==> flow/design.v <==
module FA(inputA, inputB, outputY, Cin, Cout);
 input inputA;
 input inputB;
 input Cin;
 output Cout;
 output outputY;
 wire c1, c2, c3, a1;
 xor g1(a1, inputA, inputB);
 xor g2(outputY, Cin, a1);
 and g3(c1, inputA,inputB);
 and g4(c2, inputA, Cin);
 and g5(c3, inputB, Cin);
 or  g6(Cout, c1, c2, c3);
endmodule  
module FA8(inputA,inputB,outputY,Cin,Co);
 input [7:0]inputA;
 input [7:0]inputB;
 input Cin;
 output Co;
 output [7:0]outputY;
 wire [6:0]Cout;
FA i1(inputA[0], inputB[0], outputY[0], Cin, Cout[0]);
FA i2(inputA[1], inputB[1], outputY[1], Cout[0], Cout[1]);
FA i3(inputA[2], inputB[2], outputY[2], Cout[1], Cout[2]);
FA i4(inputA[3], inputB[3], outputY[3], Cout[2], Cout[3]);
FA i5(inputA[4], inputB[4], outputY[4], Cout[3], Cout[4]);
FA i6(inputA[5], inputB[5], outputY[5], Cout[4], Cout[5]);
FA i7(inputA[6], inputB[6], outputY[6], Cout[5], Cout[6]);
FA i8(inputA[7], inputB[7], outputY[7], Cout[6], Co);
endmodule
module mult8 (out, a, b);
	output [7:0] out;
	input  [7:0] a;
	input  [7:0] b;
        wire  [15:0] out1;
	assign out1 = a * b;
        assign out=out1[11:4];
endmodule
module SigmoidROM(out, add, CS, read);
output[7:0] out;
input[7:0] add;
input CS,read;
reg [7:0] out;
reg [7:0] rom;
always @(*)
begin
case(add)
8'd0: rom = 8'd255;
8'd1: rom = 8'd254;
8'd2: rom = 8'd253;
8'd3: rom = 8'd252;
8'd4: rom = 8'd251;
8'd5: rom = 8'd250;
8'd6: rom = 8'd249;
8'd7: rom = 8'd248;
8'd8: rom = 8'd247;
8'd9: rom = 8'd246;
8'd10: rom = 8'd245;
8'd11: rom = 8'd244;
8'd12: rom = 8'd243;
8'd13: rom = 8'd242;
8'd14: rom = 8'd241;
8'd15: rom = 8'd240;
8'd16: rom = 8'd239;
8'd17: rom = 8'd238;
8'd18: rom = 8'd237;
8'd19: rom = 8'd236;
8'd20: rom = 8'd235;
8'd21: rom = 8'd234;
8'd22: rom = 8'd233;
8'd23: rom = 8'd232;
8'd24: rom = 8'd231;
8'd25: rom = 8'd230;
8'd26: rom = 8'd229;
8'd27: rom = 8'd228;
8'd28: rom = 8'd227;
8'd29: rom = 8'd226;
8'd30: rom = 8'd225;
8'd31: rom = 8'd224;
8'd32: rom = 8'd223;
8'd33: rom = 8'd222;
8'd34: rom = 8'd221;
8'd35: rom = 8'd220;
8'd36: rom = 8'd219;
8'd37: rom = 8'd218;
8'd38: rom = 8'd217;
8'd39: rom = 8'd216;
8'd40: rom = 8'd215;
8'd41: rom = 8'd214;
8'd42: rom = 8'd213;
8'd43: rom = 8'd212;
8'd44: rom = 8'd211;
8'd45: rom = 8'd210;
8'd46: rom = 8'd209;
8'd47: rom = 8'd208;
8'd48: rom = 8'd207;
8'd49: rom = 8'd206;
8'd50: rom = 8'd205;
8'd51: rom = 8'd204;
8'd52: rom = 8'd203;
8'd53: rom = 8'd202;
8'd54: rom = 8'd201;
8'd55: rom = 8'd200;
8'd56: rom = 8'd199;
8'd57: rom = 8'd198;
8'd58: rom = 8'd197;
8'd59: rom = 8'd196;
8'd60: rom = 8'd195;
8'd61: rom = 8'd194;
8'd62: rom = 8'd193;
8'd63: rom = 8'd192;
8'd64: rom = 8'd191;
8'd65: rom = 8'd190;
8'd66: rom = 8'd189;
8'd67: rom = 8'd188;
8'd68: rom = 8'd187;
8'd69: rom = 8'd186;
8'd70: rom = 8'd185;
8'd71: rom = 8'd184;
8'd72: rom = 8'd183;
8'd73: rom = 8'd182;
8'd74: rom = 8'd181;
8'd75: rom = 8'd180;
8'd76: rom = 8'd179;
8'd77: rom = 8'd178;
8'd78: rom = 8'd177;
8'd79: rom = 8'd176;
8'd80: rom = 8'd175;
8'd81: rom = 8'd174;
8'd82: rom = 8'd173;
8'd83: rom = 8'd172;
8'd84: rom = 8'd171;
8'd85: rom = 8'd170;
8'd86: rom = 8'd169;
8'd87: rom = 8'd168;
8'd88: rom = 8'd167;
8'd89: rom = 8'd166;
8'd90: rom = 8'd165;
8'd91: rom = 8'd164;
8'd92: rom = 8'd163;
8'd93: rom = 8'd162;
8'd94: rom = 8'd161;
8'd95: rom = 8'd160;
8'd96: rom = 8'd159;
8'd97: rom = 8'd158;
8'd98: rom = 8'd157;
8'd99: rom = 8'd156;
8'd100: rom = 8'd155;
8'd101: rom = 8'd154;
8'd102: rom = 8'd153;
8'd103: rom = 8'd152;
8'd104: rom = 8'd151;
8'd105: rom = 8'd150;
8'd106: rom = 8'd149;
8'd107: rom = 8'd148;
8'd108: rom = 8'd147;
8'd109: rom = 8'd146;
8'd110: rom = 8'd145;
8'd111: rom = 8'd144;
8'd112: rom = 8'd143;
8'd113: rom = 8'd142;
8'd114: rom = 8'd141;
8'd115: rom = 8'd140;
8'd116: rom = 8'd139;
8'd117: rom = 8'd138;
8'd118: rom = 8'd137;
8'd119: rom = 8'd136;
8'd120: rom = 8'd135;
8'd121: rom = 8'd134;
8'd122: rom = 8'd133;
8'd123: rom = 8'd132;
8'd124: rom = 8'd131;
8'd125: rom = 8'd130;
8'd126: rom = 8'd129;
8'd127: rom = 8'd128;
8'd128: rom = 8'd127;
8'd129: rom = 8'd126;
8'd130: rom = 8'd125;
8'd131: rom = 8'd124;
8'd132: rom = 8'd123;
8'd133: rom = 8'd122;
8'd134: rom = 8'd121;
8'd135: rom = 8'd120;
8'd136: rom = 8'd119;
8'd137: rom = 8'd118;
8'd138: rom = 8'd117;
8'd139: rom = 8'd116;
8'd140: rom = 8'd115;
8'd141: rom = 8'd114;
8'd142: rom = 8'd113;
8'd143: rom = 8'd112;
8'd144: rom = 8'd111;
8'd145: rom = 8'd110;
8'd146: rom = 8'd109;
8'd147: rom = 8'd108;
8'd148: rom = 8'd107;
8'd149: rom = 8'd106;
8'd150: rom = 8'd105;
8'd151: rom = 8'd104;
8'd152: rom = 8'd103;
8'd153: rom = 8'd102;
8'd154: rom = 8'd101;
8'd155: rom = 8'd100;
8'd156: rom = 8'd99;
8'd157: rom = 8'd98;
8'd158: rom = 8'd97;
8'd159: rom = 8'd96;
8'd160: rom = 8'd95;
8'd161: rom = 8'd94;
8'd162: rom = 8'd93;
8'd163: rom = 8'd92;
8'd164: rom = 8'd91;
8'd165: rom = 8'd90;
8'd166: rom = 8'd89;
8'd167: rom = 8'd88;
8'd168: rom = 8'd87;
8'd169: rom = 8'd86;
8'd170: rom = 8'd85;
8'd171: rom = 8'd84;
8'd172: rom = 8'd83;
8'd173: rom = 8'd82;
8'd174: rom = 8'd81;
8'd175: rom = 8'd80;
8'd176: rom = 8'd79;
8'd177: rom = 8'd78;
8'd178: rom = 8'd77;
8'd179: rom = 8'd76;
8'd180: rom = 8'd75;
8'd181: rom = 8'd74;
8'd182: rom = 8'd73;
8'd183: rom = 8'd72;
8'd184: rom = 8'd71;
8'd185: rom = 8'd70;
8'd186: rom = 8'd69;
8'd187: rom = 8'd68;
8'd188: rom = 8'd67;
8'd189: rom = 8'd66;
8'd190: rom = 8'd65;
8'd191: rom = 8'd64;
8'd192: rom = 8'd63;
8'd193: rom = 8'd62;
8'd194: rom = 8'd61;
8'd195: rom = 8'd60;
8'd196: rom = 8'd59;
8'd197: rom = 8'd58;
8'd198: rom = 8'd57;
8'd199: rom = 8'd56;
8'd200: rom = 8'd55;
8'd201: rom = 8'd54;
8'd202: rom = 8'd53;
8'd203: rom = 8'd52;
8'd204: rom = 8'd51;
8'd205: rom = 8'd50;
8'd206: rom = 8'd49;
8'd207: rom = 8'd48;
8'd208: rom = 8'd47;
8'd209: rom = 8'd46;
8'd210: rom = 8'd45;
8'd211: rom = 8'd44;
8'd212: rom = 8'd43;
8'd213: rom = 8'd42;
8'd214: rom = 8'd41;
8'd215: rom = 8'd40;
8'd216: rom = 8'd39;
8'd217: rom = 8'd38;
8'd218: rom = 8'd37;
8'd219: rom = 8'd36;
8'd220: rom = 8'd35;
8'd221: rom = 8'd34;
8'd222: rom = 8'd33;
8'd223: rom = 8'd32;
8'd224: rom = 8'd31;
8'd225: rom = 8'd30;
8'd226: rom = 8'd29;
8'd227: rom = 8'd28;
8'd228: rom = 8'd27;
8'd229: rom = 8'd26;
8'd230: rom = 8'd25;
8'd231: rom = 8'd24;
8'd232: rom = 8'd23;
8'd233: rom = 8'd22;
8'd234: rom = 8'd21;
8'd235: rom = 8'd20;
8'd236: rom = 8'd19;
8'd237: rom = 8'd18;
8'd238: rom = 8'd17;
8'd239: rom = 8'd16;
8'd240: rom = 8'd15;
8'd241: rom = 8'd14;
8'd242: rom = 8'd13;
8'd243: rom = 8'd12;
8'd244: rom = 8'd11;
8'd245: rom = 8'd10;
8'd246: rom = 8'd9;
8'd247: rom = 8'd8;
8'd248: rom = 8'd7;
8'd249: rom = 8'd6;
8'd250: rom = 8'd5;
8'd251: rom = 8'd4;
8'd252: rom = 8'd3;
8'd253: rom = 8'd2;
8'd254: rom = 8'd1;
8'd255: rom = 8'd0;
default: rom = 8'd0;
endcase
end
always @(posedge CS)
begin
if(read==1)
out<=rom;
else
out<=0;
end
endmodule
module LSTM(clk, Of, En, Ci, Cip, In, Ui, Uf, Uk, Uo, Wi, Wk, Wf, Wo, Vo, Bi, Bo, Bf, Bk, PrevH, Cout, Hout);
 input clk, En, Cip; 
 input [7:0] In, Ci, Ui, Uf, Uk;
 input [7:0] Uo, Wi, Wk, Wf, Wo;
 input [7:0] Vo, Bi, Bo, Bf, Bk;
 input [7:0]           PrevH;
 output [7:0] Cout, Hout;
 output Of;
 wire [7:0] m1, m2, m3, m4;
 wire [7:0] m5, m7, m8;
 wire [7:0] m9, m10, m11, m12;
 wire [7:0] m13, m14, m15, m16;
 wire [7:0] i1, f1, k1, o1;
 wire [7:0] It, Ft, Kt, t1;
 wire [10:0] Cin;
 mult8 ins1(m1, In, Wi); 
 mult8 ins2(m2, PrevH, Ui);
 FA8   ins3(m1, m2, m3, Cip, Cin[0]);
 FA8   ins4(m3, Bi, i1,Cin[0], Cin[1]);
 SigmoidROM sg1(It, i1, clk, En);
 mult8 ins5(m4, In, Wf); 
 mult8 ins6(t1, In, Wf);
 FA8   ins7(t1, m4, m5, Cin[1], Cin[2]);
 FA8   ins8(t1, Bi, f1, Cin[2], Cin[3]);
 SigmoidROM sg2(Ft, f1, clk, En);
 mult8 ins9(m7, In, Wk); 
 mult8 ins10(m8, PrevH, Uk);
 FA8   ins11(m7, m8, m9, Cin[3], Cin[4]);
 FA8   ins12(m9, Bk, k1, Cin[4], Cin[5]);
 SigmoidROM sg3(Kt, k1, clk, En);
 FA8   ins13(It, Kt, m10,Cin[5], Cin[6]);
 FA8   ins14(Ft, Ci, m11, Cin[6], Cin[7]);
 FA8   ins15(m10, m11, Cout, Cin[7], Cin[8]);
 mult8 ins16(m12, In, Wo); 
 mult8 ins17(m13, PrevH, Uo);
 mult8 ins18(m14, Ci, Vo);
 FA8   ins19(m12, m13, m15, Cin[8], Cin[9]);
 FA8   ins21(m14, Bo, m16, Cin[9], Cin[10]);
 FA8   ins22(m16, m15, o1, Cin[10], Of);
 SigmoidROM sg4(Hout, o1, clk, En);
 endmodule
Memo
Re: synthesis data of LSTM

=== Tool chain data of LSTM ===
Tool output for the design above before and after an edit, in the order of the flow.
Lines under "original" count in the file above, lines under "edited" in the edited file.
"change" is "edited" less "original", of the values as shown.
Library cell names are shortened.
Not given: --

* Top: LSTM
* Clock port: clk
* Library: sky130hd
* Library corner: tt_025C_1v80

=== Edit of the RTL ===
The edit as a unified diff against the file above.
This change comes from a script, not from a designer. No optimisation was intended, and the edited design may behave differently.

<pre>
@@ -318,5 +318,5 @@
  input [7:0] Uo, Wi, Wk, Wf, Wo;
  input [7:0] Vo, Bi, Bo, Bf, Bk;
- input [7:0]           PrevH;
+ input [6:0]           PrevH;
  output [7:0] Cout, Hout;
  output Of;
</pre>

=== After elaboration ===
Yosys after proc, flatten, opt, wreduce and memory -nomap, before mapping. Enables and synchronous resets that opt folds into registers are not counted as muxes. Memory bits, and registers merged into a memory's read port (data or address), are not among the register bits. Print and check cells are not counted.
Memory sizes are those after Yosys's memory passes, which may raise the word count (mostly to a power of two), join words into wider ones and drop unused or constant bits.

{| class="wikitable"
|+ Operators by class
! what !! original !! edited !! change
|-
| reductions and logical operators || 4 || 4 || 0
|-
| bitwise operators || 640 || 640 || 0
|-
| multiply operators || 8 || 8 || 0
|}

{| class="wikitable"
|+ Operators by type and width
! operator !! original !! edited !! change
|-
| multiplier 8 x 8 -> 12 bit || 8 || 5 || -3
|-
| multiplier 7 x 8 -> 12 bit || 0 || 3 || +3
|}

Unchanged operator kinds not shown: 4.

{| class="wikitable"
|+ Word-level totals
! what !! original !! edited !! change
|-
| flip-flop bits (word level) || 0 || 0 || 0
|-
| input bits || 131 || 130 || -1
|-
| memory bits (read-only) || 8,192 || 8,192 || 0
|-
| memories kept || 4 || 4 || 0
|-
| clocked read ports x word width || 32 || 32 || 0
|}

{| class="wikitable"
|+ Memories
! what !! original !! edited
|-
| words x width with read and write ports || 256 x 8 bit 1R0W; 256 x 8 bit 1R0W; 256 x 8 bit 1R0W; 256 x 8 bit 1R0W || 256 x 8 bit 1R0W; 256 x 8 bit 1R0W; 256 x 8 bit 1R0W; 256 x 8 bit 1R0W
|}

=== Logic depth ===
Depth = most cells in a row (Yosys ltp): at word level without a register or memory, in the mapped netlist without a sequential cell, where the memories' decode and read muxes count.

{| class="wikitable"
|+ Depth
! what !! original !! edited !! change
|-
| word-level depth || 289 || 289 || 0
|-
| ABC_AREA || 0 || 0 || --
|-
| mapped depth || 98 || 100 || +2
|-
| gate-level depth less buffers || 96 || 98 || +2
|}

=== Mapped cells and area ===
Source: synth_stat.txt of the flow (Yosys; design flattened, memories mapped). It holds for the ABC_AREA given above (unset counts as 0); a run with the other value may have another netlist.

{| class="wikitable"
|+ Cell types
! type !! original !! edited !! change
|-
| inv_1 || 397 || 359 || -38
|-
| and2_1 || 252 || 217 || -35
|-
| nand2_1 || 207 || 228 || +21
|-
| fa_1 || 335 || 320 || -15
|-
| nor2_1 || 32 || 18 || -14
|-
| o21ai_0 || 24 || 10 || -14
|-
| a21oi_1 || 24 || 30 || +6
|-
| a311oi_1 || 7 || 1 || -6
|-
| a31oi_1 || 6 || 0 || -6
|-
| o2111a_1 || 6 || 0 || -6
|-
| o21a_1 || 1 || 7 || +6
|-
| and2_2 || 5 || 0 || -5
|-
| o21bai_1 || 1 || 6 || +5
|-
| xnor2_1 || 79 || 83 || +4
|-
| o41ai_1 || 6 || 2 || -4
|-
| nor3_1 || 9 || 6 || -3
|-
| o31ai_1 || 0 || 3 || +3
|-
| xor2_1 || 34 || 32 || -2
|}

Unchanged cell types not shown: 5.
The list need not be complete.

{| class="wikitable"
|+ Mapped netlist
! what !! original !! edited !! change
|-
| mapped area (sq um) || 15,693.8 || 14,871.8 || -822.0
|-
| cell count || 1,755 || 1,650 || -105
|-
| mapped flip-flops || 32 || 32 || 0
|-
| area of sequential cells (sq um) || 640.6 || 640.6 || 0.0
|}

The figures by module come from a second, unflattened synthesis with its own total; it is not the netlist above.

{| class="wikitable"
|+ Second synthesis, totals
! what !! original !! edited !! change
|-
| cell total of the unflattened synthesis || 1,861 || 1,862 || +1
|-
| area (unflattened synthesis) (sq um) || 17,807.1 || 17,810.8 || +3.7
|}

Each row is one instance without its submodules.

{| class="wikitable"
|+ By module, original
! module !! cells !! area (sq um) !! instances !! sequential area (sq um)
|-
| mult8 || 189 || 1,671.6 || 9 || 0.0
|-
| FA || 1 || 20.0 || 96 || 0.0
|-
| SigmoidROM || 16 || 210.2 || 4 || 160.2
|-
| FA8 || 0 || 0.0 || 12 || 0.0
|-
| LSTM || 0 || 0.0 || 1 || 0.0
|}

{| class="wikitable"
|+ By module, edited
! module !! cells !! area (sq um) !! instances !! sequential area (sq um)
|-
| mult8 || 189 || 1,671.6 || 9 || 0.0
|-
| FA || 1 || 20.0 || 96 || 0.0
|-
| SigmoidROM || 16 || 210.2 || 4 || 160.2
|-
| LSTM || 1 || 3.8 || 1 || 0.0
|-
| FA8 || 0 || 0.0 || 12 || 0.0
|}

=== Path before layout ===
Source: OpenSTA report_checks on the synthesized netlist (no wires, ideal clock, input and output delay 20% of the period each), path of least setup slack; recovery checks are left aside. Register names are those of the netlist, which keeps one name where synthesis merged equal registers.

{| class="wikitable"
|+ Timing after synthesis
! what !! original !! edited !! change
|-
| kind || input to output || input to output || --
|-
| start || input In[5] || input In[5] || --
|-
| end || output Of || output Of || --
|-
| delay of the path (ns) || 26.680 || 26.725 || +0.045
|-
| stages || 97 || 99 || +2
|-
| external output delay (ns) || 9.000 || 9.000 || 0.000
|-
| arrival (ns) || 35.680 || 35.725 || +0.045
|-
| setup slack (ns) || 0.320 || 0.275 || -0.045
|-
| period (ns) || 45.0 || 45.0 || 0.0
|-
| input delay (ns) || 9.000 || 9.000 || 0.000
|-
| buffers on the path || 2 || 2 || 0
|-
| data required time (ns) || 36.000 || 36.000 || 0.000
|-
| synthesis period reached (ns) || 44.68 || 44.725 || +0.045
|}

"delay of the path" is the arrival time less input delay plus setup time.
A path that ends at an output port has no setup time.
"stages": output pins that drive a net of the path, with the launching flip-flop's if there is one; two outputs of one cell count as two.
"synthesis period reached" = period - worst setup slack (recovery checks aside). The figure is calculated, with input and output delays left at 20% of the set period.
The rows between start and end are the longest chain of elaborated cells between them; the timing report does not say that the signal goes this way. Where chains are equally long, one stands for them.
A line is the first line of the expression or statement that the cell stems from. Yosys adds cells for indexed reads and writes and turns some case tables into memories.

On the way, after synthesis, original:
* Path through: clkbuf_1 -> clkbuf_1 -> nand2_1 -> fa_1 -> fa_1 -> inv_1 -> fa_1 -> inv_1 -> fa_1 -> inv_1 -> ha_1 -> nand2_1 -> o21ai_0 -> o41ai_1 -> xnor2_1 -> fa_1 -> fa_1 -> fa_1 -> [... 61 more ...] -> fa_1 -> inv_1 -> fa_1 -> fa_1 -> fa_1 -> fa_1 -> fa_1 -> fa_1 -> fa_1 -> inv_1 -> fa_1 -> fa_1 -> fa_1 -> fa_1 -> fa_1 -> fa_1 -> fa_1 -> inv_1
* Cells in the longest elaborated chain: 286
* Elaborated cells between the ends (all ways): 502
* Those cells by class: mul (4); logic (498)

{| class="wikitable"
|+ RTL lines, path after synthesis, original
! what !! line !! text
|-
| start: declaration || 317 || <nowiki>input [7:0] In, Ci, Ui, Uf, Uk;</nowiki>
|-
| multiplier 8 x 8 -> 12 bit || 36 || <nowiki>assign out1 = a * b;</nowiki>
|-
| bitwise AND 1 bit || 10 || <nowiki>and g3(c1, inputA,inputB);</nowiki>
|-
| OR 1 bit x2 || 13 || <nowiki>or  g6(Cout, c1, c2, c3);</nowiki>
|-
| bitwise AND 1 bit || 11 || <nowiki>and g4(c2, inputA, Cin);</nowiki>
|-
| OR 1 bit x2 || 13 ||
|-
| bitwise AND 1 bit || 11 ||
|-
| OR 1 bit x2 || 13 ||
|-
| [... 265 more ...] || -- ||
|-
| OR 1 bit x2 || 13 ||
|-
| bitwise AND 1 bit || 11 ||
|-
| OR 1 bit x2 || 13 ||
|-
| bitwise AND 1 bit || 11 ||
|-
| OR 1 bit x2 || 13 ||
|-
| bitwise AND 1 bit || 11 ||
|-
| OR 1 bit x2 || 13 ||
|-
| end: declaration || 322 || <nowiki>output Of;</nowiki>
|}

On the way, after synthesis, edited:
* Path through: clkbuf_1 -> clkbuf_1 -> nand2_1 -> fa_1 -> fa_1 -> inv_1 -> fa_1 -> inv_1 -> fa_1 -> inv_1 -> ha_1 -> nand2_1 -> o21ai_1 -> o41ai_1 -> xnor2_1 -> fa_1 -> fa_1 -> fa_1 -> [... 63 more ...] -> fa_1 -> inv_1 -> fa_1 -> fa_1 -> fa_1 -> fa_1 -> fa_1 -> fa_1 -> inv_1 -> fa_1 -> fa_1 -> fa_1 -> fa_1 -> fa_1 -> fa_1 -> fa_1 -> fa_1 -> inv_1
* Cells in the longest elaborated chain: 286
* Elaborated cells between the ends (all ways): 502
* Those cells by class: mul (4); logic (498)

{| class="wikitable"
|+ RTL lines, path after synthesis, edited
! what !! line !! text
|-
| start: declaration || 317 || <nowiki>input [7:0] In, Ci, Ui, Uf, Uk;</nowiki>
|-
| multiplier 8 x 8 -> 12 bit || 36 || <nowiki>assign out1 = a * b;</nowiki>
|-
| bitwise AND 1 bit || 10 || <nowiki>and g3(c1, inputA,inputB);</nowiki>
|-
| OR 1 bit x2 || 13 || <nowiki>or  g6(Cout, c1, c2, c3);</nowiki>
|-
| bitwise AND 1 bit || 11 || <nowiki>and g4(c2, inputA, Cin);</nowiki>
|-
| OR 1 bit x2 || 13 ||
|-
| bitwise AND 1 bit || 11 ||
|-
| OR 1 bit x2 || 13 ||
|-
| [... 265 more ...] || -- ||
|-
| OR 1 bit x2 || 13 ||
|-
| bitwise AND 1 bit || 11 ||
|-
| OR 1 bit x2 || 13 ||
|-
| bitwise AND 1 bit || 11 ||
|-
| OR 1 bit x2 || 13 ||
|-
| bitwise AND 1 bit || 11 ||
|-
| OR 1 bit x2 || 13 ||
|-
| end: declaration || 322 || <nowiki>output Of;</nowiki>
|}

=== Timing after layout ===
Path of least setup slack in the final report of each run of pair A (OpenROAD, finished layout, wires in). Where an end is a register, its clock arrival counts in the times.

{| class="wikitable"
|+ Timing post-layout
! what !! original !! edited !! change
|-
| kind || input to output || input to output || --
|-
| start || input Wf[6] || input In[7] || --
|-
| end || output Of || output Of || --
|-
| stages || 98 || 99 || +1
|-
| setup slack (ns) || 0.89 || 0.87 || -0.02
|-
| arrival (ns) || 34.47 || 34.49 || +0.02
|-
| external output delay (ns) || 8.84 || 8.84 || 0.00
|-
| input delay (ns) || 8.84 || 8.84 || 0.00
|-
| period (ns) || 44.2 || 44.2 || 0.0
|-
| buffers on the path || 4 || 3 || -1
|-
| data required time (ns) || 35.36 || 35.36 || 0.00
|}

The rows between start and end are the longest chain of elaborated cells between them; the timing report does not say that the signal goes this way. Where chains are equally long, one stands for them.

On the way, post-layout, original:
* Path through: dlygate4sd2_1 -> buf_4 -> and2_1 -> fa_1 -> fa_1 -> fa_1 -> inv_1 -> fa_1 -> inv_1 -> ha_1 -> nor2_1 -> o21bai_1 -> o41ai_4 -> xnor2_1 -> buf_4 -> fa_2 -> fa_2 -> fa_2 -> [... 62 more ...] -> inv_2 -> fa_2 -> fa_2 -> fa_2 -> fa_2 -> fa_2 -> fa_2 -> fa_1 -> inv_1 -> fa_2 -> fa_2 -> fa_2 -> fa_2 -> fa_2 -> fa_2 -> fa_1 -> inv_1 -> buf_2
* Cells in the longest elaborated chain: 235
* Elaborated cells between the ends (all ways): 377
* Those cells by class: mul (1); logic (376)

{| class="wikitable"
|+ RTL lines, path post-layout, original
! what !! line !! text
|-
| start: declaration || 318 || <nowiki>input [7:0] Uo, Wi, Wk, Wf, Wo;</nowiki>
|-
| multiplier 8 x 8 -> 12 bit || 36 || <nowiki>assign out1 = a * b;</nowiki>
|-
| bitwise AND 1 bit || 11 || <nowiki>and g4(c2, inputA, Cin);</nowiki>
|-
| OR 1 bit x2 || 13 || <nowiki>or  g6(Cout, c1, c2, c3);</nowiki>
|-
| bitwise AND 1 bit || 11 ||
|-
| OR 1 bit x2 || 13 ||
|-
| bitwise AND 1 bit || 11 ||
|-
| OR 1 bit x2 || 13 ||
|-
| [... 214 more ...] || -- ||
|-
| OR 1 bit x2 || 13 ||
|-
| bitwise AND 1 bit || 11 ||
|-
| OR 1 bit x2 || 13 ||
|-
| bitwise AND 1 bit || 11 ||
|-
| OR 1 bit x2 || 13 ||
|-
| bitwise AND 1 bit || 11 ||
|-
| OR 1 bit x2 || 13 ||
|-
| end: declaration || 322 || <nowiki>output Of;</nowiki>
|}

On the way, post-layout, edited:
* Path through: clkdlybuf4s50_1 -> and2_1 -> fa_1 -> fa_1 -> fa_1 -> inv_1 -> fa_1 -> inv_1 -> ha_1 -> nor3_2 -> nor2_1 -> o41ai_2 -> xnor2_1 -> buf_4 -> fa_2 -> fa_2 -> fa_2 -> fa_2 -> [... 63 more ...] -> inv_2 -> fa_2 -> fa_2 -> fa_2 -> fa_2 -> fa_2 -> fa_1 -> inv_1 -> fa_2 -> fa_2 -> fa_2 -> fa_2 -> fa_2 -> fa_2 -> fa_2 -> fa_1 -> inv_1 -> clkdlybuf4s15_2
* Cells in the longest elaborated chain: 280
* Elaborated cells between the ends (all ways): 476
* Those cells by class: mul (4); logic (472)

{| class="wikitable"
|+ RTL lines, path post-layout, edited
! what !! line !! text
|-
| start: declaration || 317 || <nowiki>input [7:0] In, Ci, Ui, Uf, Uk;</nowiki>
|-
| multiplier 8 x 8 -> 12 bit || 36 || <nowiki>assign out1 = a * b;</nowiki>
|-
| bitwise AND 1 bit || 10 || <nowiki>and g3(c1, inputA,inputB);</nowiki>
|-
| OR 1 bit x2 || 13 || <nowiki>or  g6(Cout, c1, c2, c3);</nowiki>
|-
| bitwise AND 1 bit || 11 || <nowiki>and g4(c2, inputA, Cin);</nowiki>
|-
| OR 1 bit x2 || 13 ||
|-
| bitwise AND 1 bit || 11 ||
|-
| OR 1 bit x2 || 13 ||
|-
| [... 259 more ...] || -- ||
|-
| OR 1 bit x2 || 13 ||
|-
| bitwise AND 1 bit || 11 ||
|-
| OR 1 bit x2 || 13 ||
|-
| bitwise AND 1 bit || 11 ||
|-
| OR 1 bit x2 || 13 ||
|-
| bitwise AND 1 bit || 11 ||
|-
| OR 1 bit x2 || 13 ||
|-
| end: declaration || 322 || <nowiki>output Of;</nowiki>
|}

=== Layout results ===
Both versions went through the flow (Yosys, OpenROAD) with the same settings in each pair. Constraints: input delay and output delay 20% of the set period each, output load 0.01 pF.

Settings, pair A:
* period_ns: 44.2
* CAP_MARGIN: 20
* CORE_MARGIN: 2
* CORE_UTILIZATION: 40
* SLEW_MARGIN: 20

{| class="wikitable"
|+ Final reports, pair A
! what !! original !! edited !! change
|-
| clock period achieved (ns) || 43.308 || 43.329 || +0.021
|-
| smallest hold slack (ns) || 1.568 || 1.416 || -0.152
|-
| die size (sq um) || 40,834.3 || 38,738.1 || -2,096.2
|-
| worst setup slack after layout (ns) || 0.892 || 0.871 || -0.021
|-
| utilization after routing (%) || 47.0 || 47.2 || +0.2
|-
| std-cell area (final layout) (sq um) || 18,182.4 || 17,271.6 || -910.8
|-
| total negative slack on setup checks (ns) || 0.000 || 0.000 || 0.000
|-
| post-synthesis cell area (sq um) || 15,693.8 || 14,871.8 || -822.0
|}

Settings, pair B:
* ABC_AREA: 0
* CELL_PAD_IN_SITES_DETAIL_PLACEMENT: 1
* CELL_PAD_IN_SITES_GLOBAL_PLACEMENT: 2
* CORE_UTILIZATION: 47
* CTS_CLUSTER_DIAMETER: 368
* CTS_CLUSTER_SIZE: 70
* GPL_ROUTABILITY_DRIVEN: 0
* HOLD_SLACK_MARGIN: -0.07
* MIN_ROUTING_LAYER: met1
* period_ns: 65.7
* CAP_MARGIN: 20
* CORE_MARGIN: 2
* SLEW_MARGIN: 20

{| class="wikitable"
|+ Final reports, pair B
! what !! original !! edited !! change
|-
| clock period achieved (ns) || 55.711 || 55.524 || -0.187
|-
| smallest hold slack (ns) || 1.562 || 1.360 || -0.202
|-
| die size (sq um) || 34,868.1 || 33,080.3 || -1,787.8
|-
| worst setup slack after layout (ns) || 9.989 || 10.176 || +0.187
|-
| utilization after routing (%) || 53.9 || 53.3 || -0.6
|-
| std-cell area (final layout) (sq um) || 17,625.7 || 16,719.8 || -905.9
|-
| total negative slack on setup checks (ns) || 0.000 || 0.000 || 0.000
|-
| post-synthesis cell area (sq um) || 15,693.8 || 14,871.8 || -822.0
|}

"clock period achieved" is the run's clock period less its worst setup slack. It is reckoned from that one timing run; input and output delays stay at 20% of the period that was set.
